==> flow/design.v <==
`timescale 1ns / 1ps
module cordic_advanced #(
    parameter DATA_WIDTH = 18,           
    parameter ANGLE_WIDTH = 32,          
    parameter ITERATIONS = 18,           
    parameter PIPELINE_STAGES = 18       
)(
    input  wire                         clk,
    input  wire                         rst_n,
    input  wire                         enable,
    input  wire signed [DATA_WIDTH-1:0] x_in,
    input  wire signed [DATA_WIDTH-1:0] y_in,
    input  wire signed [ANGLE_WIDTH-1:0] z_in,           
    input  wire                         data_valid_in,
    output wire                         data_ready_out,
    output wire signed [DATA_WIDTH:0]   x_out,
    output wire signed [DATA_WIDTH:0]   y_out,
    output wire signed [ANGLE_WIDTH-1:0] z_out,
    output wire                         data_valid_out,
    input  wire                         data_ready_in,
    output wire                         overflow,
    output wire [15:0]                  iterations_count,
    output wire [31:0]                  throughput_counter
);
    localparam real CORDIC_GAIN = 1.646760258121;
    localparam signed [DATA_WIDTH-1:0] K_INVERSE = 
        (DATA_WIDTH == 16) ? 16'd19898 :
        (DATA_WIDTH == 18) ? 18'd79593 :
        (DATA_WIDTH == 20) ? 20'd318371 : 16'd19898;
    function [ANGLE_WIDTH-1:0] atan_lut;
        input integer idx;
        begin
            case(idx)
                0:  atan_lut = 32'h20000000;   
                1:  atan_lut = 32'h12E4051E;   
                2:  atan_lut = 32'h09FB385B;   
                3:  atan_lut = 32'h051111D4;   
                4:  atan_lut = 32'h028B0D43;   
                5:  atan_lut = 32'h0145D7E1;   
                6:  atan_lut = 32'h00A2F61E;   
                7:  atan_lut = 32'h00517C55;   
                8:  atan_lut = 32'h0028BE53;   
                9:  atan_lut = 32'h00145F2E;   
                10: atan_lut = 32'h000A2F98;   
                11: atan_lut = 32'h000517CC;   
                12: atan_lut = 32'h00028BE6;   
                13: atan_lut = 32'h000145F3;   
                14: atan_lut = 32'h0000A2F9;
                15: atan_lut = 32'h0000517D;
                16: atan_lut = 32'h000028BE;
                17: atan_lut = 32'h0000145F;
                18: atan_lut = 32'h00000A2F;
                19: atan_lut = 32'h00000518;
                20: atan_lut = 32'h0000028C;
                21: atan_lut = 32'h00000146;
                22: atan_lut = 32'h000000A3;
                23: atan_lut = 32'h00000051;
                24: atan_lut = 32'h00000028;
                25: atan_lut = 32'h00000014;
                26: atan_lut = 32'h0000000A;
                27: atan_lut = 32'h00000005;
                28: atan_lut = 32'h00000002;
                29: atan_lut = 32'h00000001;
                default: atan_lut = 32'h00000000;
            endcase
        end
    endfunction
    reg signed [DATA_WIDTH:0]   x_pipe [0:PIPELINE_STAGES];
    reg signed [DATA_WIDTH:0]   y_pipe [0:PIPELINE_STAGES];
    reg signed [ANGLE_WIDTH-1:0] z_pipe [0:PIPELINE_STAGES];
    reg                         valid_pipe [0:PIPELINE_STAGES];
    reg [15:0] iteration_counter;
    reg [31:0] throughput_cnt;
    reg        overflow_flag;
    assign data_ready_out = enable;
    assign data_valid_out = valid_pipe[PIPELINE_STAGES];
    assign iterations_count = iteration_counter;
    assign throughput_counter = throughput_cnt;
    assign overflow = overflow_flag;
    wire [1:0] quadrant;
    assign quadrant = z_in[ANGLE_WIDTH-1:ANGLE_WIDTH-2];
    always @(posedge clk or negedge rst_n) begin
        if (!rst_n) begin
            x_pipe[0] <= 0;
            y_pipe[0] <= 0;
            z_pipe[0] <= 0;
            valid_pipe[0] <= 0;
        end else if (enable && data_valid_in) begin
            valid_pipe[0] <= 1'b1;
            case (quadrant)
                2'b00, 2'b11: begin   
                    x_pipe[0] <= {x_in[DATA_WIDTH-1], x_in};
                    y_pipe[0] <= {y_in[DATA_WIDTH-1], y_in};
                    z_pipe[0] <= z_in;
                end
                2'b01: begin   
                    x_pipe[0] <= -{y_in[DATA_WIDTH-1], y_in};
                    y_pipe[0] <= {x_in[DATA_WIDTH-1], x_in};
                    z_pipe[0] <= {2'b00, z_in[ANGLE_WIDTH-3:0]};
                end
                2'b10: begin   
                    x_pipe[0] <= {y_in[DATA_WIDTH-1], y_in};
                    y_pipe[0] <= -{x_in[DATA_WIDTH-1], x_in};
                    z_pipe[0] <= {2'b11, z_in[ANGLE_WIDTH-3:0]};
                end
            endcase
        end else if (enable) begin
            valid_pipe[0] <= 0;
        end
    end
    genvar i;
    generate
        for (i = 0; i < PIPELINE_STAGES; i = i + 1) begin : cordic_pipeline
            wire decision_sign;
            wire signed [DATA_WIDTH:0] x_shifted, y_shifted;
            assign x_shifted = x_pipe[i] >>> i;
            assign y_shifted = y_pipe[i] >>> i;
            assign decision_sign = z_pipe[i][ANGLE_WIDTH-1];
            always @(posedge clk or negedge rst_n) begin
                if (!rst_n) begin
                    x_pipe[i+1] <= 0;
                    y_pipe[i+1] <= 0;
                    z_pipe[i+1] <= 0;
                    valid_pipe[i+1] <= 0;
                end else if (enable) begin
                    valid_pipe[i+1] <= valid_pipe[i];
                    if (valid_pipe[i]) begin
                        if (decision_sign) begin   
                            x_pipe[i+1] <= x_pipe[i] + y_shifted;
                            y_pipe[i+1] <= y_pipe[i] - x_shifted;
                            z_pipe[i+1] <= z_pipe[i] + atan_lut(i);
                        end else begin   
                            x_pipe[i+1] <= x_pipe[i] - y_shifted;
                            y_pipe[i+1] <= y_pipe[i] + x_shifted;
                            z_pipe[i+1] <= z_pipe[i] - atan_lut(i);
                        end
                    end else begin
                        x_pipe[i+1] <= x_pipe[i];
                        y_pipe[i+1] <= y_pipe[i];
                        z_pipe[i+1] <= z_pipe[i];
                    end
                end
            end
        end
    endgenerate
    assign x_out = x_pipe[PIPELINE_STAGES];
    assign y_out = y_pipe[PIPELINE_STAGES];
    assign z_out = z_pipe[PIPELINE_STAGES];
    always @(posedge clk or negedge rst_n) begin
        if (!rst_n) begin
            overflow_flag <= 0;
        end else begin
            if (valid_pipe[PIPELINE_STAGES]) begin
                overflow_flag <= (x_pipe[PIPELINE_STAGES] == {1'b1, {DATA_WIDTH{1'b0}}}) ||
                                 (y_pipe[PIPELINE_STAGES] == {1'b1, {DATA_WIDTH{1'b0}}});
            end
        end
    end
    always @(posedge clk or negedge rst_n) begin
        if (!rst_n) begin
            iteration_counter <= 0;
            throughput_cnt <= 0;
        end else begin
            if (data_valid_in && enable)
                iteration_counter <= iteration_counter + 1;
            if (data_valid_out && data_ready_in)
                throughput_cnt <= throughput_cnt + 1;
        end
    end
endmodule
module cordic_sincos #(
    parameter DATA_WIDTH = 18,
    parameter ANGLE_WIDTH = 32,
    parameter PIPELINE_STAGES = 18
)(
    input  wire                         clk,
    input  wire                         rst_n,
    input  wire                         enable,
    input  wire signed [ANGLE_WIDTH-1:0] angle,
    input  wire                         angle_valid,
    output wire                         angle_ready,
    output wire signed [DATA_WIDTH:0]   cos_out,
    output wire signed [DATA_WIDTH:0]   sin_out,
    output wire                         result_valid,
    input  wire                         result_ready
);
    localparam signed [DATA_WIDTH-1:0] K_INV = 
        (DATA_WIDTH == 16) ? 16'd19898 :
        (DATA_WIDTH == 18) ? 18'd79593 :
        (DATA_WIDTH == 20) ? 20'd318371 : 16'd19898;
    wire overflow;
    wire [15:0] iter_count;
    wire [31:0] throughput;
    cordic_advanced #(
        .DATA_WIDTH(DATA_WIDTH),
        .ANGLE_WIDTH(ANGLE_WIDTH),
        .ITERATIONS(PIPELINE_STAGES),
        .PIPELINE_STAGES(PIPELINE_STAGES)
    ) cordic_core (
        .clk(clk),
        .rst_n(rst_n),
        .enable(enable),
        .x_in(K_INV),
        .y_in({DATA_WIDTH{1'b0}}),
        .z_in(angle),
        .data_valid_in(angle_valid),
        .data_ready_out(angle_ready),
        .x_out(cos_out),
        .y_out(sin_out),
        .z_out(),
        .data_valid_out(result_valid),
        .data_ready_in(result_ready),
        .overflow(overflow),
        .iterations_count(iter_count),
        .throughput_counter(throughput)
    );
endmodule
-- Step by step through the tools: cordic_advanced
Module cordic_advanced before and after one edit of its RTL, step after step.
Lines under "unedited" count in the file above, lines under "edited" in the edited file.
"change": "edited" minus "unedited" as printed here.
Operators: Yosys type, input widths -> output width; for muxes data width and select width s.
A cell with n/a has no value.
- top module: cordic_advanced
- clock input: clk
- library: sky130hd
- library corner: tt_025C_1v80

-- Edit of the RTL
The edit as a unified diff against the file above.
This change comes from a script, not from a designer; no optimisation was intended.
begin of diff
@@ -71,5 +71,5 @@
     reg                         valid_pipe [0:PIPELINE_STAGES];
     reg [15:0] iteration_counter;
-    reg [31:0] throughput_cnt;
+    reg [63:0] throughput_cnt;
     reg        overflow_flag;
     assign data_ready_out = enable;
end of diff

-- After elaboration
Counts by Yosys on the flattened word-level netlist (proc, flatten, opt, wreduce). Print and check cells are left out. Cells with the same type and inputs are merged into one.
- cells by class (element ; unedited ; edited ; change):
    add/subtract/negate cells ; 111 ; 111 ; 0
    eq/ne operators ; 5 ; 5 ; 0
    multiplexer cells ; 113 ; 113 ; 0
    reduce/logical cells ; 6 ; 6 ; 0
- operator list (kind ; unedited ; edited ; change):
    $add 32x1->32 const B ; 1 ; 0 ; -1
    $add 64x1->64 const B ; 0 ; 1 ; +1
Operator kinds equal on both sides are left out: 87.
- word-level totals (element ; unedited ; edited ; change):
    flip-flop bits (word level) ; 1398 ; 1430 ; +32
    input port bits ; 73 ; 73 ; 0
    output and inout bits ; 121 ; 121 ; 0
    word-level cells ; 314 ; 314 ; 0

-- Longest topological paths
Depth = most cells in a row (Yosys ltp): at word level without a register or memory, in the mapped netlist without a sequential cell, where the memories' decode and read muxes count.
- logic depth (element ; unedited ; edited ; change):
    depth in word-level cells ; 3 ; 3 ; 0
    ABC_AREA ; 0 ; 0 ; n/a
    mapped depth ; 18 ; 19 ; +1
    mapped depth without buffers ; 18 ; 19 ; +1

-- After synthesis
Source: synth_stat.txt of the flow (Yosys; design flattened, memories mapped). It holds for the ABC_AREA given above (unset counts as 0); a run with the other value may have another netlist.
- mapped netlist (element ; unedited ; edited ; change):
    mapped cells ; 14926 ; 14779 ; -147
    synthesis area (sq um) ; 123893.8 ; 123224.4 ; -669.4
    area of sequential cells (sq um) ; 34983.6 ; 34983.6 ; 0.0
    flip-flop cells ; 1398 ; 1398 ; 0
- cells by type (cell type ; unedited ; edited ; change):
    sky130_fd_sc_hd__o21ai_1 ; 130 ; 6 ; -124
    sky130_fd_sc_hd__a21oi_1 ; 2076 ; 1983 ; -93
    sky130_fd_sc_hd__nor2_1 ; 1896 ; 1962 ; +66
    sky130_fd_sc_hd__nor3_1 ; 294 ; 360 ; +66
    sky130_fd_sc_hd__o21ai_0 ; 582 ; 639 ; +57
    sky130_fd_sc_hd__a211oi_1 ; 178 ; 132 ; -46
    sky130_fd_sc_hd__xnor2_1 ; 908 ; 948 ; +40
    sky130_fd_sc_hd__clkbuf_1 ; 525 ; 491 ; -34
    sky130_fd_sc_hd__o221ai_1 ; 40 ; 67 ; +27
    sky130_fd_sc_hd__nor2b_1 ; 192 ; 166 ; -26
    sky130_fd_sc_hd__o21bai_1 ; 133 ; 107 ; -26
    sky130_fd_sc_hd__nand2_1 ; 841 ; 816 ; -25
    sky130_fd_sc_hd__a31oi_1 ; 185 ; 209 ; +24
    sky130_fd_sc_hd__a21boi_0 ; 15 ; 39 ; +24
    sky130_fd_sc_hd__mux2_2 ; 95 ; 117 ; +22
    sky130_fd_sc_hd__a21boi_1 ; 20 ; 0 ; -20
    sky130_fd_sc_hd__or3_1 ; 132 ; 116 ; -16
    sky130_fd_sc_hd__o211ai_1 ; 100 ; 84 ; -16
Cell types equal on both sides are left out: 9.
Not every row of either side is listed.

-- Path before layout
Path of least setup slack by OpenSTA after synthesis, without wires, with an ideal clock, recovery checks aside; 20% of the period is set as input and as output delay. Where synthesis merged equal registers, the netlist keeps one of their names.
- path after synthesis (element ; unedited ; edited ; change):
    path type ; reg2reg ; reg2reg ; n/a
    start point ; register z_pipe[7][31] ; register z_pipe[9][31] ; n/a
    end point ; register z_pipe[8][30] ; register z_pipe[10][29] ; n/a
    clock period (ns) ; 4.5 ; 4.5 ; 0.0
    launch time at the first pin (ns) ; 0.000 ; 0.000 ; 0.000
    data arrival time (ns) ; 3.976 ; 4.016 ; +0.040
    required time (ns) ; 4.374 ; 4.374 ; 0.000
    path slack (ns) ; 0.397 ; 0.358 ; -0.039
    path delay (ns) ; 4.102 ; 4.142 ; +0.040
    stages on the path ; 16 ; 16 ; 0
    buffers on the path ; 2 ; 2 ; 0
    synthesis period reached (ns) ; 4.103 ; 4.142 ; +0.039
"path delay" = arrival - input delay + setup time.
"stages on the path" counts driving pins, that of a launching flip-flop among them; a cell with two outputs on the path counts twice.
"synthesis period reached" is the clock period less the worst setup slack; recovery checks do not enter. This is arithmetic on one report: input and output delays are still those of the set period (20% each).
The rows between start and end are the longest chain of elaborated cells between them; the timing report does not say that the signal goes this way. Where chains are equally long, one stands for them.
Each line given opens the expression or statement behind the cell; cells for indexed reads and writes are added by Yosys, which also makes memories of some case tables.
At most two assigning lines are given for a register; there are more.
On the way, after synthesis, unedited:
- cell sequence: sky130_fd_sc_hd__dfrtp_1 > sky130_fd_sc_hd__clkbuf_1 > sky130_fd_sc_hd__clkbuf_1 > sky130_fd_sc_hd__inv_1 > sky130_fd_sc_hd__fa_1 > sky130_fd_sc_hd__a21o_1 > sky130_fd_sc_hd__a21oi_2 > sky130_fd_sc_hd__o21ai_1 > sky130_fd_sc_hd__a311oi_2 > sky130_fd_sc_hd__o21ai_1 > sky130_fd_sc_hd__a22oi_2 > sky130_fd_sc_hd__a211oi_1 > sky130_fd_sc_hd__a21o_1 > sky130_fd_sc_hd__a221oi_2 > sky130_fd_sc_hd__mux2i_1 > sky130_fd_sc_hd__a311o_1
- noted length of the longest elaborated chain: 2
- elaborated cells between the ends (all ways) at 2
- source lines of those cells at 2
- those cells by class: 2 x mux
- ends and longest elaborated chain, after synthesis, unedited (element ; RTL line ; source):
    start, declared ; 70 ; reg signed [ANGLE_WIDTH-1:0] z_pipe [0:PIPELINE_STAGES];
    start, assigned ; 131 ; z_pipe[i+1] <= z_pipe[i] + atan_lut(i);
    start, assigned ; 135 ; z_pipe[i+1] <= z_pipe[i] - atan_lut(i);
    $mux 32 ; 128 ; if (decision_sign) begin
    $mux 32 ; 127 ; if (valid_pipe[i]) begin
    end, assigned ; 131 ;
    end, assigned ; 135 ;
    end, declared ; 70 ;
On the way, after synthesis, edited:
- cell sequence: sky130_fd_sc_hd__dfrtp_1 > sky130_fd_sc_hd__clkbuf_1 > sky130_fd_sc_hd__clkbuf_1 > sky130_fd_sc_hd__inv_1 > sky130_fd_sc_hd__fa_1 > sky130_fd_sc_hd__nor2b_1 > sky130_fd_sc_hd__o21ai_0 > sky130_fd_sc_hd__a21boi_0 > sky130_fd_sc_hd__o31ai_1 > sky130_fd_sc_hd__nand4_1 > sky130_fd_sc_hd__nand4_1 > sky130_fd_sc_hd__o2111a_1 > sky130_fd_sc_hd__o311ai_0 > sky130_fd_sc_hd__a31oi_1 > sky130_fd_sc_hd__mux2i_1 > sky130_fd_sc_hd__a311o_1
- noted length of the longest elaborated chain: 2
- elaborated cells between the ends (all ways) at 2
- source lines of those cells at 2
- those cells by class: 2 x mux
- ends and longest elaborated chain, after synthesis, edited (element ; RTL line ; source):
    start, declared ; 70 ; reg signed [ANGLE_WIDTH-1:0] z_pipe [0:PIPELINE_STAGES];
    start, assigned ; 131 ; z_pipe[i+1] <= z_pipe[i] + atan_lut(i);
    start, assigned ; 135 ; z_pipe[i+1] <= z_pipe[i] - atan_lut(i);
    $mux 32 ; 128 ; if (decision_sign) begin
    $mux 32 ; 127 ; if (valid_pipe[i]) begin
    end, assigned ; 131 ;
    end, assigned ; 135 ;
    end, declared ; 70 ;

-- Path in the finished layout
From the final timing report of the runs of set A: the path of least setup slack in the routed layout; clock arrival at registers is part of the times.
- path after layout (element ; unedited ; edited ; change):
    path type ; reg2reg ; reg2reg ; n/a
    start point ; register x_pipe[10][10] ; register y_pipe[10][11] ; n/a
    end point ; register y_pipe[11][18] ; register x_pipe[11][16] ; n/a
    clock period (ns) ; 4.5 ; 4.5 ; 0.0
    launch time at the first pin (ns) ; 0.84 ; 0.81 ; -0.03
    data arrival time (ns) ; 4.97 ; 4.86 ; -0.11
    required time (ns) ; 5.29 ; 5.20 ; -0.09
    path slack (ns) ; 0.32 ; 0.34 ; +0.02
    stages on the path ; 17 ; 16 ; -1
    buffers on the path ; 0 ; 0 ; 0
The rows between start and end are the longest chain of elaborated cells between them; the timing report does not say that the signal goes this way. Where chains are equally long, one stands for them.
At most two assigning lines are given for a register; there are more.
On the way, after layout, unedited:
- cell sequence: sky130_fd_sc_hd__dfrtp_1 > sky130_fd_sc_hd__inv_1 > sky130_fd_sc_hd__ha_1 > sky130_fd_sc_hd__nor3b_1 > sky130_fd_sc_hd__nand3b_1 > sky130_fd_sc_hd__ha_1 > sky130_fd_sc_hd__mux2_2 > sky130_fd_sc_hd__ha_1 > sky130_fd_sc_hd__a21o_1 > sky130_fd_sc_hd__a21oi_1 > sky130_fd_sc_hd__o21ai_0 > sky130_fd_sc_hd__a211oi_1 > sky130_fd_sc_hd__nor3b_1 > sky130_fd_sc_hd__o21a_1 > sky130_fd_sc_hd__o41ai_1 > sky130_fd_sc_hd__o21ai_0 > sky130_fd_sc_hd__nand3_1
- noted length of the longest elaborated chain: 3
- elaborated cells between the ends (all ways) at 4
- source lines of those cells at 4
- those cells by class: 2 x add/sub; 2 x mux
- ends and longest elaborated chain, after layout, unedited (element ; RTL line ; source):
    start, declared ; 68 ; reg signed [DATA_WIDTH:0]   x_pipe [0:PIPELINE_STAGES];
    start, assigned ; 129 ; x_pipe[i+1] <= x_pipe[i] + y_shifted;
    start, assigned ; 133 ; x_pipe[i+1] <= x_pipe[i] - y_shifted;
    $add 19x9->19 ; 134 ; y_pipe[i+1] <= y_pipe[i] + x_shifted;
    $mux 19 ; 128 ; if (decision_sign) begin
    $mux 19 ; 127 ; if (valid_pipe[i]) begin
    end, assigned ; 130 ; y_pipe[i+1] <= y_pipe[i] - x_shifted;
    end, assigned ; 134 ;
    end, declared ; 69 ; reg signed [DATA_WIDTH:0]   y_pipe [0:PIPELINE_STAGES];
On the way, after layout, edited:
- cell sequence: sky130_fd_sc_hd__dfrtp_1 > sky130_fd_sc_hd__inv_1 > sky130_fd_sc_hd__ha_1 > sky130_fd_sc_hd__mux2_2 > sky130_fd_sc_hd__fa_1 > sky130_fd_sc_hd__a21o_1 > sky130_fd_sc_hd__a21oi_1 > sky130_fd_sc_hd__nor2b_1 > sky130_fd_sc_hd__o21a_1 > sky130_fd_sc_hd__o311ai_0 > sky130_fd_sc_hd__nand3_1 > sky130_fd_sc_hd__a31o_2 > sky130_fd_sc_hd__a31oi_1 > sky130_fd_sc_hd__xnor2_1 > sky130_fd_sc_hd__mux2i_1 > sky130_fd_sc_hd__a21oi_1
- noted length of the longest elaborated chain: 3
- elaborated cells between the ends (all ways) at 4
- source lines of those cells at 4
- those cells by class: 2 x add/sub; 2 x mux
- ends and longest elaborated chain, after layout, edited (element ; RTL line ; source):
    start, declared ; 69 ; reg signed [DATA_WIDTH:0]   y_pipe [0:PIPELINE_STAGES];
    start, assigned ; 130 ; y_pipe[i+1] <= y_pipe[i] - x_shifted;
    start, assigned ; 134 ; y_pipe[i+1] <= y_pipe[i] + x_shifted;
    $sub 19x9->19 ; 133 ; x_pipe[i+1] <= x_pipe[i] - y_shifted;
    $mux 19 ; 128 ; if (decision_sign) begin
    $mux 19 ; 127 ; if (valid_pipe[i]) begin
    end, assigned ; 129 ; x_pipe[i+1] <= x_pipe[i] + y_shifted;
    end, assigned ; 133 ;
    end, declared ; 68 ; reg signed [DATA_WIDTH:0]   x_pipe [0:PIPELINE_STAGES];

-- Measured runs
Runs of the flow (Yosys, OpenROAD) on both versions; the two runs of a pair have the same settings. The constraints put input and output delay at 20% of the set period each and load the outputs with 0.01 pF.
Flow settings, set A:
- period_ns at 4.5
- noted CAP_MARGIN: 20
- noted CORE_MARGIN: 2
- CORE_UTILIZATION at 40
- SLEW_MARGIN: 20
- final reports, set A (element ; unedited ; edited ; change):
    chip area after synthesis (Yosys) (sq um) ; 123893.8 ; 123224.4 ; -669.4
    die outline area (sq um) ; 314205.0 ; 312515.0 ; -1690.0
    standard-cell area after routing (sq um) ; 136767.0 ; 136525.0 ; -242.0
    utilization in the final report (%) ; 44.3 ; 44.6 ; +0.3
    worst slack on setup checks (ns) ; 0.320 ; 0.341 ; +0.021
    total negative slack (ns) ; 0.000 ; 0.000 ; 0.000
    clock period achieved (ns) ; 4.180 ; 4.159 ; -0.021
Flow settings, set B:
- noted CELL_PAD_IN_SITES_GLOBAL_PLACEMENT: 3
- CORE_UTILIZATION at 15
- noted CTS_CLUSTER_SIZE: 84
- GPL_TIMING_DRIVEN: 1
- HOLD_SLACK_MARGIN at -0.07
- MAX_ROUTING_LAYER: met4
- MIN_ROUTING_LAYER: met2
- PLACE_DENSITY_LB_ADDON: 0.17
- noted SETUP_SLACK_MARGIN: 1.02
- SLEW_MARGIN: 20
- period_ns at 6.37
- noted CAP_MARGIN: 20
- noted CORE_MARGIN: 2
- final reports, set B (element ; unedited ; edited ; change):
    chip area after synthesis (Yosys) (sq um) ; 123893.8 ; 123224.4 ; -669.4
    die outline area (sq um) ; 833240.0 ; 828764.0 ; -4476.0
    standard-cell area after routing (sq um) ; 146548.0 ; 146101.0 ; -447.0
    utilization in the final report (%) ; 17.8 ; 17.9 ; +0.1
    worst slack on setup checks (ns) ; 1.706 ; 1.569 ; -0.137
    total negative slack (ns) ; 0.000 ; 0.000 ; 0.000
    clock period achieved (ns) ; 4.664 ; 4.801 ; +0.137
"clock period achieved" is the run's clock period less its worst setup slack. It is reckoned from that one timing run; input and output delays stay at 20% of the period that was set.
